==> flow/design.v <==
module median
#(
    parameter MEM_DATA_WIDTH = 32,
    parameter LUT_ADDR_WIDTH = 10,  
    parameter MEM_ADDR_WIDTH = 10,  
    parameter PIXEL_DATA_WIDTH = 8,
    parameter IMG_WIDTH  = 320,
    parameter IMG_HEIGHT = 320
)(
    input clk,  
    input rst_n,  
    input [31:0] word0,
    input [31:0] word1,
    input [31:0] word2,
    output [PIXEL_DATA_WIDTH-1:0] pixel1,
    output [PIXEL_DATA_WIDTH-1:0] pixel2,
    output [PIXEL_DATA_WIDTH-1:0] pixel3,
    output [PIXEL_DATA_WIDTH-1:0] pixel4,
    output [LUT_ADDR_WIDTH-1:0] raddr_a,
    output [LUT_ADDR_WIDTH-1:0] raddr_b,
    output [LUT_ADDR_WIDTH-1:0] raddr_c,
    output [MEM_ADDR_WIDTH-1:0] waddr
);
    wire [PIXEL_DATA_WIDTH-1:0] x2_y1;
    wire [PIXEL_DATA_WIDTH-1:0] x2_y0;
    wire [PIXEL_DATA_WIDTH-1:0] x2_ym1;
    wire [PIXEL_DATA_WIDTH-1:0] x1_y1;
    wire [PIXEL_DATA_WIDTH-1:0] x1_y0;
    wire [PIXEL_DATA_WIDTH-1:0] x1_ym1;
    wire [PIXEL_DATA_WIDTH-1:0] x0_y1;
    wire [PIXEL_DATA_WIDTH-1:0] x0_y0;
    wire [PIXEL_DATA_WIDTH-1:0] x0_ym1;
    wire [PIXEL_DATA_WIDTH-1:0] xm1_y1;
    wire [PIXEL_DATA_WIDTH-1:0] xm1_y0;
    wire [PIXEL_DATA_WIDTH-1:0] xm1_ym1;
    assign x2_y1   = word0[PIXEL_DATA_WIDTH-1:0];
    assign x2_y0   = word1[PIXEL_DATA_WIDTH-1:0];
    assign x2_ym1  = word2[PIXEL_DATA_WIDTH-1:0];
    assign x1_y1   = word0[(PIXEL_DATA_WIDTH*2)-1:PIXEL_DATA_WIDTH];
    assign x1_y0   = word1[(PIXEL_DATA_WIDTH*2)-1:PIXEL_DATA_WIDTH];
    assign x1_ym1  = word2[(PIXEL_DATA_WIDTH*2)-1:PIXEL_DATA_WIDTH];
    assign x0_y1   = word0[(PIXEL_DATA_WIDTH*3)-1:(PIXEL_DATA_WIDTH*2)];
    assign x0_y0   = word1[(PIXEL_DATA_WIDTH*3)-1:(PIXEL_DATA_WIDTH*2)];
    assign x0_ym1  = word2[(PIXEL_DATA_WIDTH*3)-1:(PIXEL_DATA_WIDTH*2)];
    assign xm1_y1  = word0[(PIXEL_DATA_WIDTH*4)-1:(PIXEL_DATA_WIDTH*3)];
    assign xm1_y0  = word1[(PIXEL_DATA_WIDTH*4)-1:(PIXEL_DATA_WIDTH*3)];
    assign xm1_ym1 = word2[(PIXEL_DATA_WIDTH*4)-1:(PIXEL_DATA_WIDTH*3)];
    wire [PIXEL_DATA_WIDTH-1:0] c3l;
    wire [PIXEL_DATA_WIDTH-1:0] c3h;
    wire [PIXEL_DATA_WIDTH-1:0] c3m;
    wire [PIXEL_DATA_WIDTH-1:0] c3l_reg;
    wire [PIXEL_DATA_WIDTH-1:0] c3h_reg;
    wire [PIXEL_DATA_WIDTH-1:0] c3m_reg;
    wire [PIXEL_DATA_WIDTH-1:0] c2l;
    wire [PIXEL_DATA_WIDTH-1:0] c2h;
    wire [PIXEL_DATA_WIDTH-1:0] c2m;
    wire [PIXEL_DATA_WIDTH-1:0] c2l_reg;
    wire [PIXEL_DATA_WIDTH-1:0] c2h_reg;
    wire [PIXEL_DATA_WIDTH-1:0] c2m_reg;
    wire [PIXEL_DATA_WIDTH-1:0] c1l;
    wire [PIXEL_DATA_WIDTH-1:0] c1h;
    wire [PIXEL_DATA_WIDTH-1:0] c1m;
    wire [PIXEL_DATA_WIDTH-1:0] c0h;
    wire [PIXEL_DATA_WIDTH-1:0] c0m;
    wire [PIXEL_DATA_WIDTH-1:0] c0l;
    wire [PIXEL_DATA_WIDTH-1:0] p1_sig;
    wire [PIXEL_DATA_WIDTH-1:0] p2_sig;
    wire [PIXEL_DATA_WIDTH-1:0] p3_sig;
    state_machine
    #(
        .LUT_ADDR_WIDTH(LUT_ADDR_WIDTH),
        .IMG_WIDTH(IMG_WIDTH),
        .IMG_HEIGHT(IMG_HEIGHT)
    ) window_contol (
        .clk(clk),  
        .rst_n(rst_n),  
        .raddr_a(raddr_a),
        .raddr_b(raddr_b),
        .raddr_c(raddr_c),
        .waddr(waddr)
    );
    common_network
    #(
        .DATA_WIDTH(PIXEL_DATA_WIDTH)
    ) common_network_u0 (
        .x2_y1(x2_y1),
        .x2_y0(x2_y0),
        .x2_ym1(x2_ym1),
        .x1_y1(x1_y1),
        .x1_y0(x1_y0),
        .x1_ym1(x1_ym1),
        .x0_y1(x0_y1),
        .x0_y0(x0_y0),
        .x0_ym1(x0_ym1),
        .xm1_y1(xm1_y1),
        .xm1_y0(xm1_y0),
        .xm1_ym1(xm1_ym1),
        .c3l(c3l),
        .c3h(c3h),
        .c3m(c3m),
        .c2l(c2l),
        .c2h(c2h),
        .c2m(c2m),
        .c1l(c1l),
        .c1h(c1h),
        .c1m(c1m),
        .c0h(c0h),
        .c0m(c0m),
        .c0l(c0l)
    );
    dff_3_pipe
    #(
        .DATA_WIDTH(PIXEL_DATA_WIDTH)
    ) dff_c3_pipe (
        .clk(clk),
        .rst_n(rst_n),
        .d0(c3h),
        .d1(c3m),
        .d2(c3l),
        .q0(c3h_reg),
        .q1(c3m_reg),
        .q2(c3l_reg)
    );
    dff_3_pipe
    #(
        .DATA_WIDTH(PIXEL_DATA_WIDTH)
    ) dff_c2_pipe (
        .clk(clk),
        .rst_n(rst_n),
        .d0(c2h),
        .d1(c2m),
        .d2(c2l),
        .q0(c2h_reg),
        .q1(c2m_reg),
        .q2(c2l_reg)
    );
    dff_3_pipe
    #(
        .DATA_WIDTH(PIXEL_DATA_WIDTH)
    ) dff_out_pipe (
        .clk(clk),
        .rst_n(rst_n),
        .d0(p1_sig),
        .d1(p2_sig),
        .d2(p3_sig),
        .q0(pixel1),
        .q1(pixel2),
        .q2(pixel3)
    );
    pixel_network
    #(
        .DATA_WIDTH(PIXEL_DATA_WIDTH)
    ) pixel_network_u0 (
        .c3h(c1h),
        .c3m(c1m),
        .c3l(c1l),
        .c2h(c0h),
        .c2m(c0m),
        .c2l(c0l),
        .c1h(c3h_reg),
        .c1m(c3m_reg),
        .c1l(c3l_reg),
        .median(p1_sig)
    );
    pixel_network
    #(
        .DATA_WIDTH(PIXEL_DATA_WIDTH)
    ) pixel_network_u1 (
        .c3h(c2h),
        .c3m(c2m),
        .c3l(c2l),
        .c2h(c1h),
        .c2m(c1m),
        .c2l(c1l),
        .c1h(c0h),
        .c1m(c0m),
        .c1l(c0l),
        .median(p2_sig)
    );
    pixel_network
    #(
        .DATA_WIDTH(PIXEL_DATA_WIDTH)
    ) pixel_network_u2 (
        .c3h(c3h),
        .c3m(c3m),
        .c3l(c3l),
        .c2h(c2h),
        .c2m(c2m),
        .c2l(c2l),
        .c1h(c1h),
        .c1m(c1m),
        .c1l(c1l),
        .median(p3_sig)
    );
    pixel_network
    #(
        .DATA_WIDTH(PIXEL_DATA_WIDTH)
    ) pixel_network_u3 (
        .c3h(c0h),
        .c3m(c0m),
        .c3l(c0l),
        .c2h(c3h_reg),
        .c2m(c3m_reg),
        .c2l(c3l_reg),
        .c1h(c2h_reg),
        .c1m(c2m_reg),
        .c1l(c2l_reg),
        .median(pixel4)
    );
endmodule
module node
#(
    parameter DATA_WIDTH = 8,
    parameter LOW_MUX = 1,  
    parameter HI_MUX = 1  
)(
    input [DATA_WIDTH-1:0] data_a,
    input [DATA_WIDTH-1:0] data_b,
    output reg [DATA_WIDTH-1:0] data_hi,
    output reg [DATA_WIDTH-1:0] data_lo
);
    reg sel0;
    always @(*)
    begin : comparator
        if( data_b > data_a) begin
            sel0 = 1'b0;  
        end else begin
            sel0 = 1'b1;  
        end
    end
    always @(*)
    begin : mux_lo_hi
        case (sel0)
            1'b0 :
            begin
                if(LOW_MUX == 1)
                    data_lo = data_a;
                if(HI_MUX == 1)
                    data_hi = data_b;
            end
            1'b1 :
            begin
                if(LOW_MUX == 1)
                    data_lo = data_b;
                if(HI_MUX == 1)
                    data_hi = data_a;
            end
            default :
            begin
                data_lo = {DATA_WIDTH{1'b0}};
                data_hi = {DATA_WIDTH{1'b0}};
            end
        endcase
    end
endmodule
module pixel_network
#(
    parameter DATA_WIDTH = 8
)(
    input [DATA_WIDTH-1:0] c3h,
    input [DATA_WIDTH-1:0] c3m,
    input [DATA_WIDTH-1:0] c3l,
    input [DATA_WIDTH-1:0] c2h,
    input [DATA_WIDTH-1:0] c2m,
    input [DATA_WIDTH-1:0] c2l,
    input [DATA_WIDTH-1:0] c1h,
    input [DATA_WIDTH-1:0] c1m,
    input [DATA_WIDTH-1:0] c1l,
    output [DATA_WIDTH-1:0] median
);
    wire [DATA_WIDTH-1:0] node_u0_lo;
    wire [DATA_WIDTH-1:0] node_u1_hi;
    wire [DATA_WIDTH-1:0] node_u1_lo;
    wire [DATA_WIDTH-1:0] node_u2_hi;
    wire [DATA_WIDTH-1:0] node_u3_lo;
    wire [DATA_WIDTH-1:0] node_u4_hi;
    wire [DATA_WIDTH-1:0] node_u5_hi;
    wire [DATA_WIDTH-1:0] node_u6_lo;
    wire [DATA_WIDTH-1:0] node_u7_hi;
    wire [DATA_WIDTH-1:0] node_u7_lo;
    wire [DATA_WIDTH-1:0] node_u8_hi;
    node
    #(
        .DATA_WIDTH(DATA_WIDTH),
        .LOW_MUX(1),  
        .HI_MUX(0)  
    ) node_u0 (
        .data_a(c3h),
        .data_b(c2h),
        .data_lo(node_u0_lo)
    );
    node
    #(
        .DATA_WIDTH(DATA_WIDTH),
        .LOW_MUX(1),  
        .HI_MUX(1)  
    ) node_u1 (
        .data_a(c3m),
        .data_b(c2m),
        .data_hi(node_u1_hi),
        .data_lo(node_u1_lo)
    );
    node
    #(
        .DATA_WIDTH(DATA_WIDTH),
        .LOW_MUX(0),  
        .HI_MUX(1)  
    ) node_u2 (
        .data_a(c2l),
        .data_b(c1l),
        .data_hi(node_u2_hi)
    );
    node
    #(
        .DATA_WIDTH(DATA_WIDTH),
        .LOW_MUX(1),  
        .HI_MUX(0)  
    ) node_u3 (
        .data_a(node_u0_lo),
        .data_b(c1h),
        .data_lo(node_u3_lo)
    );
    node
    #(
        .DATA_WIDTH(DATA_WIDTH),
        .LOW_MUX(0),  
        .HI_MUX(1)  
    ) node_u4 (
        .data_a(node_u1_lo),
        .data_b(c1m),
        .data_hi(node_u4_hi)
    );
    node
    #(
        .DATA_WIDTH(DATA_WIDTH),
        .LOW_MUX(0),  
        .HI_MUX(1)  
    ) node_u5 (
        .data_a(c3l),
        .data_b(node_u2_hi),
        .data_hi(node_u5_hi)
    );
    node
    #(
        .DATA_WIDTH(DATA_WIDTH),
        .LOW_MUX(1),  
        .HI_MUX(0)  
    ) node_u6 (
        .data_a(node_u1_hi),
        .data_b(node_u4_hi),
        .data_lo(node_u6_lo)
    );
    node
    #(
        .DATA_WIDTH(DATA_WIDTH),
        .LOW_MUX(1),  
        .HI_MUX(1)  
    ) node_u7 (
        .data_a(node_u3_lo),
        .data_b(node_u6_lo),
        .data_hi(node_u7_hi),
        .data_lo(node_u7_lo)
    );
    node
    #(
        .DATA_WIDTH(DATA_WIDTH),
        .LOW_MUX(0),  
        .HI_MUX(1)  
    ) node_u8 (
        .data_a(node_u7_lo),
        .data_b(node_u5_hi),
        .data_hi(node_u8_hi)
    );
    node
    #(
        .DATA_WIDTH(DATA_WIDTH),
        .LOW_MUX(1),  
        .HI_MUX(0)  
    ) node_u9 (
        .data_a(node_u7_hi),
        .data_b(node_u8_hi),
        .data_lo(median)
    );
endmodule
module state_machine
#(
    parameter LUT_ADDR_WIDTH = 10,
    parameter IMG_WIDTH = 234,
    parameter IMG_HEIGHT = 234
)(
    input clk,  
    input rst_n,  
    output reg [LUT_ADDR_WIDTH-1:0] raddr_a,
    output reg [LUT_ADDR_WIDTH-1:0] raddr_b,
    output reg [LUT_ADDR_WIDTH-1:0] raddr_c,
    output reg [LUT_ADDR_WIDTH-1:0] waddr,
    output reg [1:0] window_line_counter,
    output reg [9:0] window_column_counter,
    output reg [9:0] memory_shift
);
    reg valid;
    always @(posedge clk or negedge rst_n)
    begin : out_memory_counter
        if(~rst_n) begin
            waddr <= {LUT_ADDR_WIDTH{1'b0}};
        end else if(valid) begin
            waddr <= waddr + 1'b1;
        end
    end
    always @(posedge clk or negedge rst_n)
    begin : addr_counter
        if(~rst_n) begin
            window_column_counter <= 10'd0;
            window_line_counter <= 2'b00;
            valid <= 1'b0;
            raddr_a <= {LUT_ADDR_WIDTH{1'b0}};
            raddr_b <= {LUT_ADDR_WIDTH{1'b0}};
            raddr_c <= {LUT_ADDR_WIDTH{1'b0}};
        end else begin
            if(window_column_counter != ((IMG_WIDTH/4)-1)) begin
                window_column_counter <= window_column_counter + 1'b1;
                valid <= 1'b1;
                raddr_a <= raddr_a + 1'b1;
                raddr_b <= raddr_b + 1'b1;
                raddr_c <= raddr_c + 1'b1;
            end else begin
                window_column_counter <= 10'd0;
                case (window_line_counter)
                    2'b00 :
                    begin
                        raddr_a <= raddr_a + 1'b1;
                        raddr_b <= raddr_b - window_column_counter;
                        raddr_c <= raddr_c - window_column_counter;
                        window_line_counter = window_line_counter + 1'b1;
                    end
                    2'b01 :
                    begin
                        raddr_b <= raddr_b + 1'b1;
                        raddr_a <= raddr_a - window_column_counter;
                        raddr_c <= raddr_c - window_column_counter;
                        window_line_counter = window_line_counter + 1'b1;
                    end
                    2'b10 :
                    begin
                        raddr_b <= raddr_b - window_column_counter;
                        raddr_a <= raddr_a - window_column_counter;
                        raddr_c <= raddr_c + 1'b1;
                        window_line_counter = 2'b00;
                    end
                    default :
                    begin
                        raddr_a <= {LUT_ADDR_WIDTH{1'b0}};
                        raddr_b <= {LUT_ADDR_WIDTH{1'b0}};
                        raddr_c <= {LUT_ADDR_WIDTH{1'b0}};
                    end
                endcase
            end
        end
    end
endmodule
module dff_3_pipe
#(
    parameter DATA_WIDTH = 8
)(
    input clk,
    input rst_n,
    input [DATA_WIDTH-1:0] d0,
    input [DATA_WIDTH-1:0] d1,
    input [DATA_WIDTH-1:0] d2,
    output reg [DATA_WIDTH-1:0] q0,
    output reg [DATA_WIDTH-1:0] q1,
    output reg [DATA_WIDTH-1:0] q2
);
always @(posedge clk or negedge rst_n)
begin : register_bank_3u
    if(~rst_n) begin
        q0 <= {DATA_WIDTH{1'b0}};
        q1 <= {DATA_WIDTH{1'b0}};
        q2 <= {DATA_WIDTH{1'b0}};
    end else begin
        q0 <= d0;
        q1 <= d1;
        q2 <= d2;
    end
end
endmodule
module common_network
#(
    parameter DATA_WIDTH = 8
)(
    input [DATA_WIDTH-1:0] x2_y1,
    input [DATA_WIDTH-1:0] x2_y0,
    input [DATA_WIDTH-1:0] x2_ym1,
    input [DATA_WIDTH-1:0] x1_y1,
    input [DATA_WIDTH-1:0] x1_y0,
    input [DATA_WIDTH-1:0] x1_ym1,
    input [DATA_WIDTH-1:0] x0_y1,
    input [DATA_WIDTH-1:0] x0_y0,
    input [DATA_WIDTH-1:0] x0_ym1,
    input [DATA_WIDTH-1:0] xm1_y1,
    input [DATA_WIDTH-1:0] xm1_y0,
    input [DATA_WIDTH-1:0] xm1_ym1,
    output [DATA_WIDTH-1:0] c3l,
    output [DATA_WIDTH-1:0] c3h,
    output [DATA_WIDTH-1:0] c3m,
    output [DATA_WIDTH-1:0] c2l,
    output [DATA_WIDTH-1:0] c2h,
    output [DATA_WIDTH-1:0] c2m,
    output [DATA_WIDTH-1:0] c1l,
    output [DATA_WIDTH-1:0] c1h,
    output [DATA_WIDTH-1:0] c1m,
    output [DATA_WIDTH-1:0] c0h,
    output [DATA_WIDTH-1:0] c0m,
    output [DATA_WIDTH-1:0] c0l
);
    wire [DATA_WIDTH-1:0] node_u0_hi;
    wire [DATA_WIDTH-1:0] node_u0_lo;
    wire [DATA_WIDTH-1:0] node_u1_hi;
    wire [DATA_WIDTH-1:0] node_u1_lo;
    wire [DATA_WIDTH-1:0] node_u2_hi;
    wire [DATA_WIDTH-1:0] node_u2_lo;
    wire [DATA_WIDTH-1:0] node_u3_hi;
    wire [DATA_WIDTH-1:0] node_u3_lo;
    wire [DATA_WIDTH-1:0] node_u4_hi;
    wire [DATA_WIDTH-1:0] node_u4_lo;
    wire [DATA_WIDTH-1:0] node_u5_hi;
    wire [DATA_WIDTH-1:0] node_u5_lo;
    wire [DATA_WIDTH-1:0] node_u6_hi;
    wire [DATA_WIDTH-1:0] node_u6_lo;
    wire [DATA_WIDTH-1:0] node_u7_hi;
    wire [DATA_WIDTH-1:0] node_u7_lo;
    wire [DATA_WIDTH-1:0] node_u8_hi;
    wire [DATA_WIDTH-1:0] node_u8_lo;
    wire [DATA_WIDTH-1:0] node_u9_hi;
    wire [DATA_WIDTH-1:0] node_u9_lo;
    wire [DATA_WIDTH-1:0] node_u10_hi;
    wire [DATA_WIDTH-1:0] node_u10_lo;
    wire [DATA_WIDTH-1:0] node_u11_hi;
    wire [DATA_WIDTH-1:0] node_u11_lo;
    wire [DATA_WIDTH-1:0] node_u12_hi;
    wire [DATA_WIDTH-1:0] node_u12_lo;
    assign c3l = node_u4_lo;
    assign c3h = node_u8_hi;
    assign c3m = node_u8_lo;
    assign c2l = node_u5_lo;
    assign c2h = node_u9_hi;
    assign c2m = node_u9_lo;
    assign c1l = node_u6_lo;
    assign c1h = node_u10_hi;
    assign c1m = node_u10_lo;
    assign c0h = node_u11_hi;
    assign c0m = node_u11_lo;
    assign c0l = node_u7_lo;
    node
    #(
        .DATA_WIDTH(DATA_WIDTH),
        .LOW_MUX(1),  
        .HI_MUX(1)  
    ) node_u0 (
        .data_a(x2_y1),
        .data_b(x2_y0),
        .data_hi(node_u0_hi),
        .data_lo(node_u0_lo)
    );
    node
    #(
        .DATA_WIDTH(DATA_WIDTH),
        .LOW_MUX(1),  
        .HI_MUX(1)  
    ) node_u1 (
        .data_a(x1_y1),
        .data_b(x1_y0),
        .data_hi(node_u1_hi),
        .data_lo(node_u1_lo)
    );
    node
    #(
        .DATA_WIDTH(DATA_WIDTH),
        .LOW_MUX(1),  
        .HI_MUX(1)  
    ) node_u2 (
        .data_a(x0_y1),
        .data_b(x0_y0),
        .data_hi(node_u2_hi),
        .data_lo(node_u2_lo)
    );
    node
    #(
        .DATA_WIDTH(DATA_WIDTH),
        .LOW_MUX(1),  
        .HI_MUX(1)  
    ) node_u3 (
        .data_a(xm1_y1),
        .data_b(xm1_y0),
        .data_hi(node_u3_hi),
        .data_lo(node_u3_lo)
    );
    node
    #(
        .DATA_WIDTH(DATA_WIDTH),
        .LOW_MUX(1),  
        .HI_MUX(1)  
    ) node_u4 (
        .data_a(node_u0_lo),
        .data_b(x2_ym1),
        .data_hi(node_u4_hi),
        .data_lo(node_u4_lo)
    );
    node
    #(
        .DATA_WIDTH(DATA_WIDTH),
        .LOW_MUX(1),  
        .HI_MUX(1)  
    ) node_u5 (
        .data_a(node_u1_lo),
        .data_b(x1_ym1),
        .data_hi(node_u5_hi),
        .data_lo(node_u5_lo)
    );
    node
    #(
        .DATA_WIDTH(DATA_WIDTH),
        .LOW_MUX(1),  
        .HI_MUX(1)  
    ) node_u6 (
        .data_a(node_u2_lo),
        .data_b(x0_ym1),
        .data_hi(node_u6_hi),
        .data_lo(node_u6_lo)
    );
    node
    #(
        .DATA_WIDTH(DATA_WIDTH),
        .LOW_MUX(1),  
        .HI_MUX(1)  
    ) node_u7 (
        .data_a(node_u3_lo),
        .data_b(xm1_ym1),
        .data_hi(node_u7_hi),
        .data_lo(node_u7_lo)
    );
    node
    #(
        .DATA_WIDTH(DATA_WIDTH),
        .LOW_MUX(1),  
        .HI_MUX(1)  
    ) node_u8 (
        .data_a(node_u0_hi),
        .data_b(node_u4_hi),
        .data_hi(node_u8_hi),
        .data_lo(node_u8_lo)
    );
    node
    #(
        .DATA_WIDTH(DATA_WIDTH),
        .LOW_MUX(1),  
        .HI_MUX(1)  
    ) node_u9 (
        .data_a(node_u1_hi),
        .data_b(node_u5_hi),
        .data_hi(node_u9_hi),
        .data_lo(node_u9_lo)
    );
    node
    #(
        .DATA_WIDTH(DATA_WIDTH),
        .LOW_MUX(1),  
        .HI_MUX(1)  
    ) node_u10 (
        .data_a(node_u2_hi),
        .data_b(node_u6_hi),
        .data_hi(node_u10_hi),
        .data_lo(node_u10_lo)
    );
    node
    #(
        .DATA_WIDTH(DATA_WIDTH),
        .LOW_MUX(1),  
        .HI_MUX(1)  
    ) node_u11 (
        .data_a(node_u3_hi),
        .data_b(node_u7_hi),
        .data_hi(node_u11_hi),
        .data_lo(node_u11_lo)
    );
endmodule
# == Step by step through the tools: median ==
# Tool output for the design above, in the order of the flow.
# Line numbers count from 1 in the design file above.
# Operators: Yosys type, input widths -> output width; for muxes data width and select width s.
# Library cell names are shortened.
# Not given: --
# inputs
top_module,median
clock_port,clk
cell_library,sky130hd
pvt_corner,tt_025C_1v80

# == Word level ==
# Source: Yosys, flattened and elaborated, memories not mapped. Widths are those after wreduce. Registers that Yosys merges into a memory's read port (data or address) are not register bits. Print and check cells do not count. Equal cells are merged and count once.
# op_classes
n_reduce_logical,6
n_mux,132
n_eq,3
n_logic,1
n_cmp,52
addsub,9
# op_table
op,n
$pmux 8 s2,72
$gt 8x8->1,52
$pmux 10 s2,3
$mux 1,52
$add 10x1->10 const B,5
$mux 10,4
$sub 10x10->10,3
$ne 10x7->1 const B,1
$reduce_or 2->1,3
$pmux 2 s2,1
$add 2x1->2 const B,1
$eq 2x1->1 const B,1
$eq 2x2->1 const B,1
$logic_not 2->1,1
$reduce_and 2->1,1
$reduce_bool 2->1,1
$not 1->1,1
# bits
word_cells,219
input_bits,98
reg_bits,125
out_inout_bits,72

# == Logic depth ==
# Yosys ltp: most cells in a row. Word level: on the elaborated netlist, between registers, memories and ports. Mapped: between sequential cells and ports; inverters and the memories' decode and read muxes count.
# depth
word_depth,27
ABC_AREA,1
depth_mapped,107
ltp_nobuf,100

# == Synthesis result ==
# The flow's flattened synthesis, as Yosys stat reports it; memories are mapped. The netlist is that of the ABC_AREA named above (0 if unset); the other value can give another one.
# types
cell,n,type_area_um2
ha_1,429,5.37E+03
nand2_1,981,3.68E+03
dfrtp_1,125,3128
o21ai_0,409,2.05E+03
inv_1,521,1.96E+03
nand3_1,189,945.907
a21oi_1,185,925.888
nor2_1,204,765.734
nand2_2,40,250.24
clkbuf_1,66,247.738
a211oi_1,32,240.23
and2_1,38,237.728
xor2_1,26,227.718
o21ai_1,38,190.182
xnor2_1,17,148.893
nand4_1,21,131.376
or2_2,19,118.864
nand2_4,10,112.608
# Other cell types: 41; their cells: 204.
# mapped
seq_area_um2,3128.0
cells,3554
buf_cells,77
ffs,125
mapped_area_um2,22288.9

# == Timing after synthesis ==
# Path of least setup slack by OpenSTA after synthesis, without wires, with an ideal clock, recovery checks aside; 20% of the period is set as input and as output delay. Where synthesis merged equal registers, the netlist keeps one of their names.
# synth_timing
path_kind,input to output
startpoint,in word0[29]
endpoint,out pixel4[5]
driving_pins,77
in_delay_ps,6000
out_delay_ps,6000
n_path_buf,11
arrival_ps,17918
required_ps,24000
path_slack_ps,6082
path_delay_ps,11918
launch_ps,6000
period_ps,30000
period_less_setup_slack_ps,23918
# "path_delay_ps" is the arrival time less input delay plus setup time.
# A path that ends at an output port has no setup time.
# "driving_pins" counts driving pins, that of a launching flip-flop among them; a cell with two outputs on the path counts twice.
# "period_less_setup_slack_ps" = period - worst setup slack (recovery checks aside). The figure is calculated, with input and output delays left at 20% of the set period.
# Between the ends stands the longest chain of elaborated cells between them, by number of cells; it is not shown to be the way that was timed. Of several equally long chains one is given.
# A line is the first line of the expression or statement that the cell stems from. Yosys adds cells for indexed reads and writes and turns some case tables into memories.
# synth_via
cell_sequence,inv_1 ha_1 a21oi_1 nor2_1 nor2_1 nand3_2 nand2_2 buf_2 clkbuf_1 nand2_1 o21ai_0 inv_1 ha_1 a21oi_1 o21bai_1 a221oi_1 nand2_1 nand2_2 (+41 left out) o21ai_1 inv_1 ha_1 nand4_4 nand2_4 nand2_1 and2_1 ha_1 inv_1 nor2_1 nor2_1 o21ai_0 nand2_1 a21boi_0 inv_1 clkbuf_1 or2_1 nand2_1
elab_chain_cells,27
cone_cells,41
lines_between,2
cone_classes,compare: 12; mux: 29
# synth_rtl
item,line_no,text
from (decl),12,"input [31:0] word0,"
$gt 8x8->1,225,if( data_b > data_a) begin
$mux 1,225,
$pmux 8 s2,233,case (sel0)
$gt 8x8->1,225,
$mux 1,225,
$pmux 8 s2,233,
$gt 8x8->1,225,
(+13 left out),--,
$pmux 8 s2,233,
$gt 8x8->1,225,
$mux 1,225,
$pmux 8 s2,233,
$gt 8x8->1,225,
$mux 1,225,
$pmux 8 s2,233,
to (decl),18,"output [PIXEL_DATA_WIDTH-1:0] pixel4,"

# == Worst path after layout ==
# Path of least setup slack in the final report of flow run A (OpenROAD, finished layout, wires in). Where an end is a register, its clock arrival counts in the times.
# The report prints the path's times to 10 ps; the period is as set.
# layout_timing
path_kind,input to output
startpoint,in word0[29]
endpoint,out pixel4[1]
in_delay_ps,6000
driving_pins,89
arrival_ps,18640
required_ps,24000
launch_ps,6000
period_ps,30000
n_path_buf,13
path_slack_ps,5360
out_delay_ps,6000
# Between the ends stands the longest chain of elaborated cells between them, by number of cells; it is not shown to be the way that was timed. Of several equally long chains one is given.
# layout_via
cell_sequence,clkdlybuf4s50_1 inv_2 ha_4 nand2_1 nor2_4 nand4_1 buf_4 nand2_8 o21ai_2 inv_1 ha_1 a21o_1 a221oi_2 nand2_2 nand2_4 buf_4 nand2_1 o21a_1 (+53 left out) nand2_2 buf_4 buf_4 nand3_1 and2_1 ha_1 nand2_1 inv_1 nand3_1 inv_1 nand2_1 a21boi_4 clkinvlp_4 buf_4 buf_4 nand3_1 nand2_1 dlymetal6s2s_1
elab_chain_cells,27
cone_cells,41
lines_between,2
cone_classes,compare: 12; mux: 29
# layout_rtl
item,line_no,text
from (decl),12,"input [31:0] word0,"
$gt 8x8->1,225,if( data_b > data_a) begin
$mux 1,225,
$pmux 8 s2,233,case (sel0)
$gt 8x8->1,225,
$mux 1,225,
$pmux 8 s2,233,
$gt 8x8->1,225,
(+13 left out),--,
$pmux 8 s2,233,
$gt 8x8->1,225,
$mux 1,225,
$pmux 8 s2,233,
$gt 8x8->1,225,
$mux 1,225,
$pmux 8 s2,233,
to (decl),18,"output [PIXEL_DATA_WIDTH-1:0] pixel4,"

# Design median on sky130hd. What follows are 5 stored runs of the flow, each under its own settings; their order means nothing. The constraints put input and output delay at 20% of the set period each and load the outputs with 0.01 pF.
# "worstPathTime_ps" = time allowed to the worst setup path (clock period - input delay - output delay, where it has them) - its slack; a late launch clock adds to it, a late capture clock takes from it.
# "worstPathTime_ps" is given in steps of 10 ps.
# A setting shown as . is not set for that run.
# Results: . = not shown.
setting or result,flow run A,flow run B,flow run C,flow run D,flow run E
ABC_AREA,1,.,.,1,1
CAP_MARGIN,15,20,35,35,40
CELL_PAD_IN_SITES_DETAIL_PLACEMENT,1,.,.,2,1
CELL_PAD_IN_SITES_GLOBAL_PLACEMENT,1,.,1,.,3
CORE_ASPECT_RATIO,0.58,.,.,.,1.07
CORE_UTILIZATION,40,40,68,40,40
CTS_CLUSTER_DIAMETER,181,.,140,44,176
HOLD_SLACK_MARGIN,0.09,.,.,0.23,0.23
MAX_ROUTING_LAYER,met4,.,.,.,.
MIN_ROUTING_LAYER,met1,.,met1,.,.
SETUP_SLACK_MARGIN,5.0,.,1.81,5.0,5.0
period_ns,30.0,49.7,16.7,30.0,30.0
CORE_MARGIN,2,2,3,2,2
SLEW_MARGIN,20,20,20,20,20
CTS_CLUSTER_SIZE,.,.,97,.,.
PLACE_DENSITY_LB_ADDON,.,.,0.02,.,.
GPL_ROUTABILITY_DRIVEN,.,.,.,0,1
TNS_END_PERCENT,.,.,.,80,80
GPL_TIMING_DRIVEN,.,.,.,.,0
synthesis_area_um2,22288.9,23351.1,.,.,.
setupTns_ps,0,0,.,.,.
worstPathTime_ps,12640,20850,.,.,.
path_kind,input to output,input to output,.,.,.
final_hold_ws_ps,465,475,.,.,.
finalUtil_frac,0.487,0.461,.,.,.
fin_ws_ps,5362,8971,.,.,.
final_die_area_um2,57697.1,60326.7,.,.,.
# Flow run C: unfinished; error FLW-0024 in placement
# Flow run D: unfinished; error DPL-0033 in clock tree synthesis
# Flow run E: unfinished; error GPL-0301 in placement
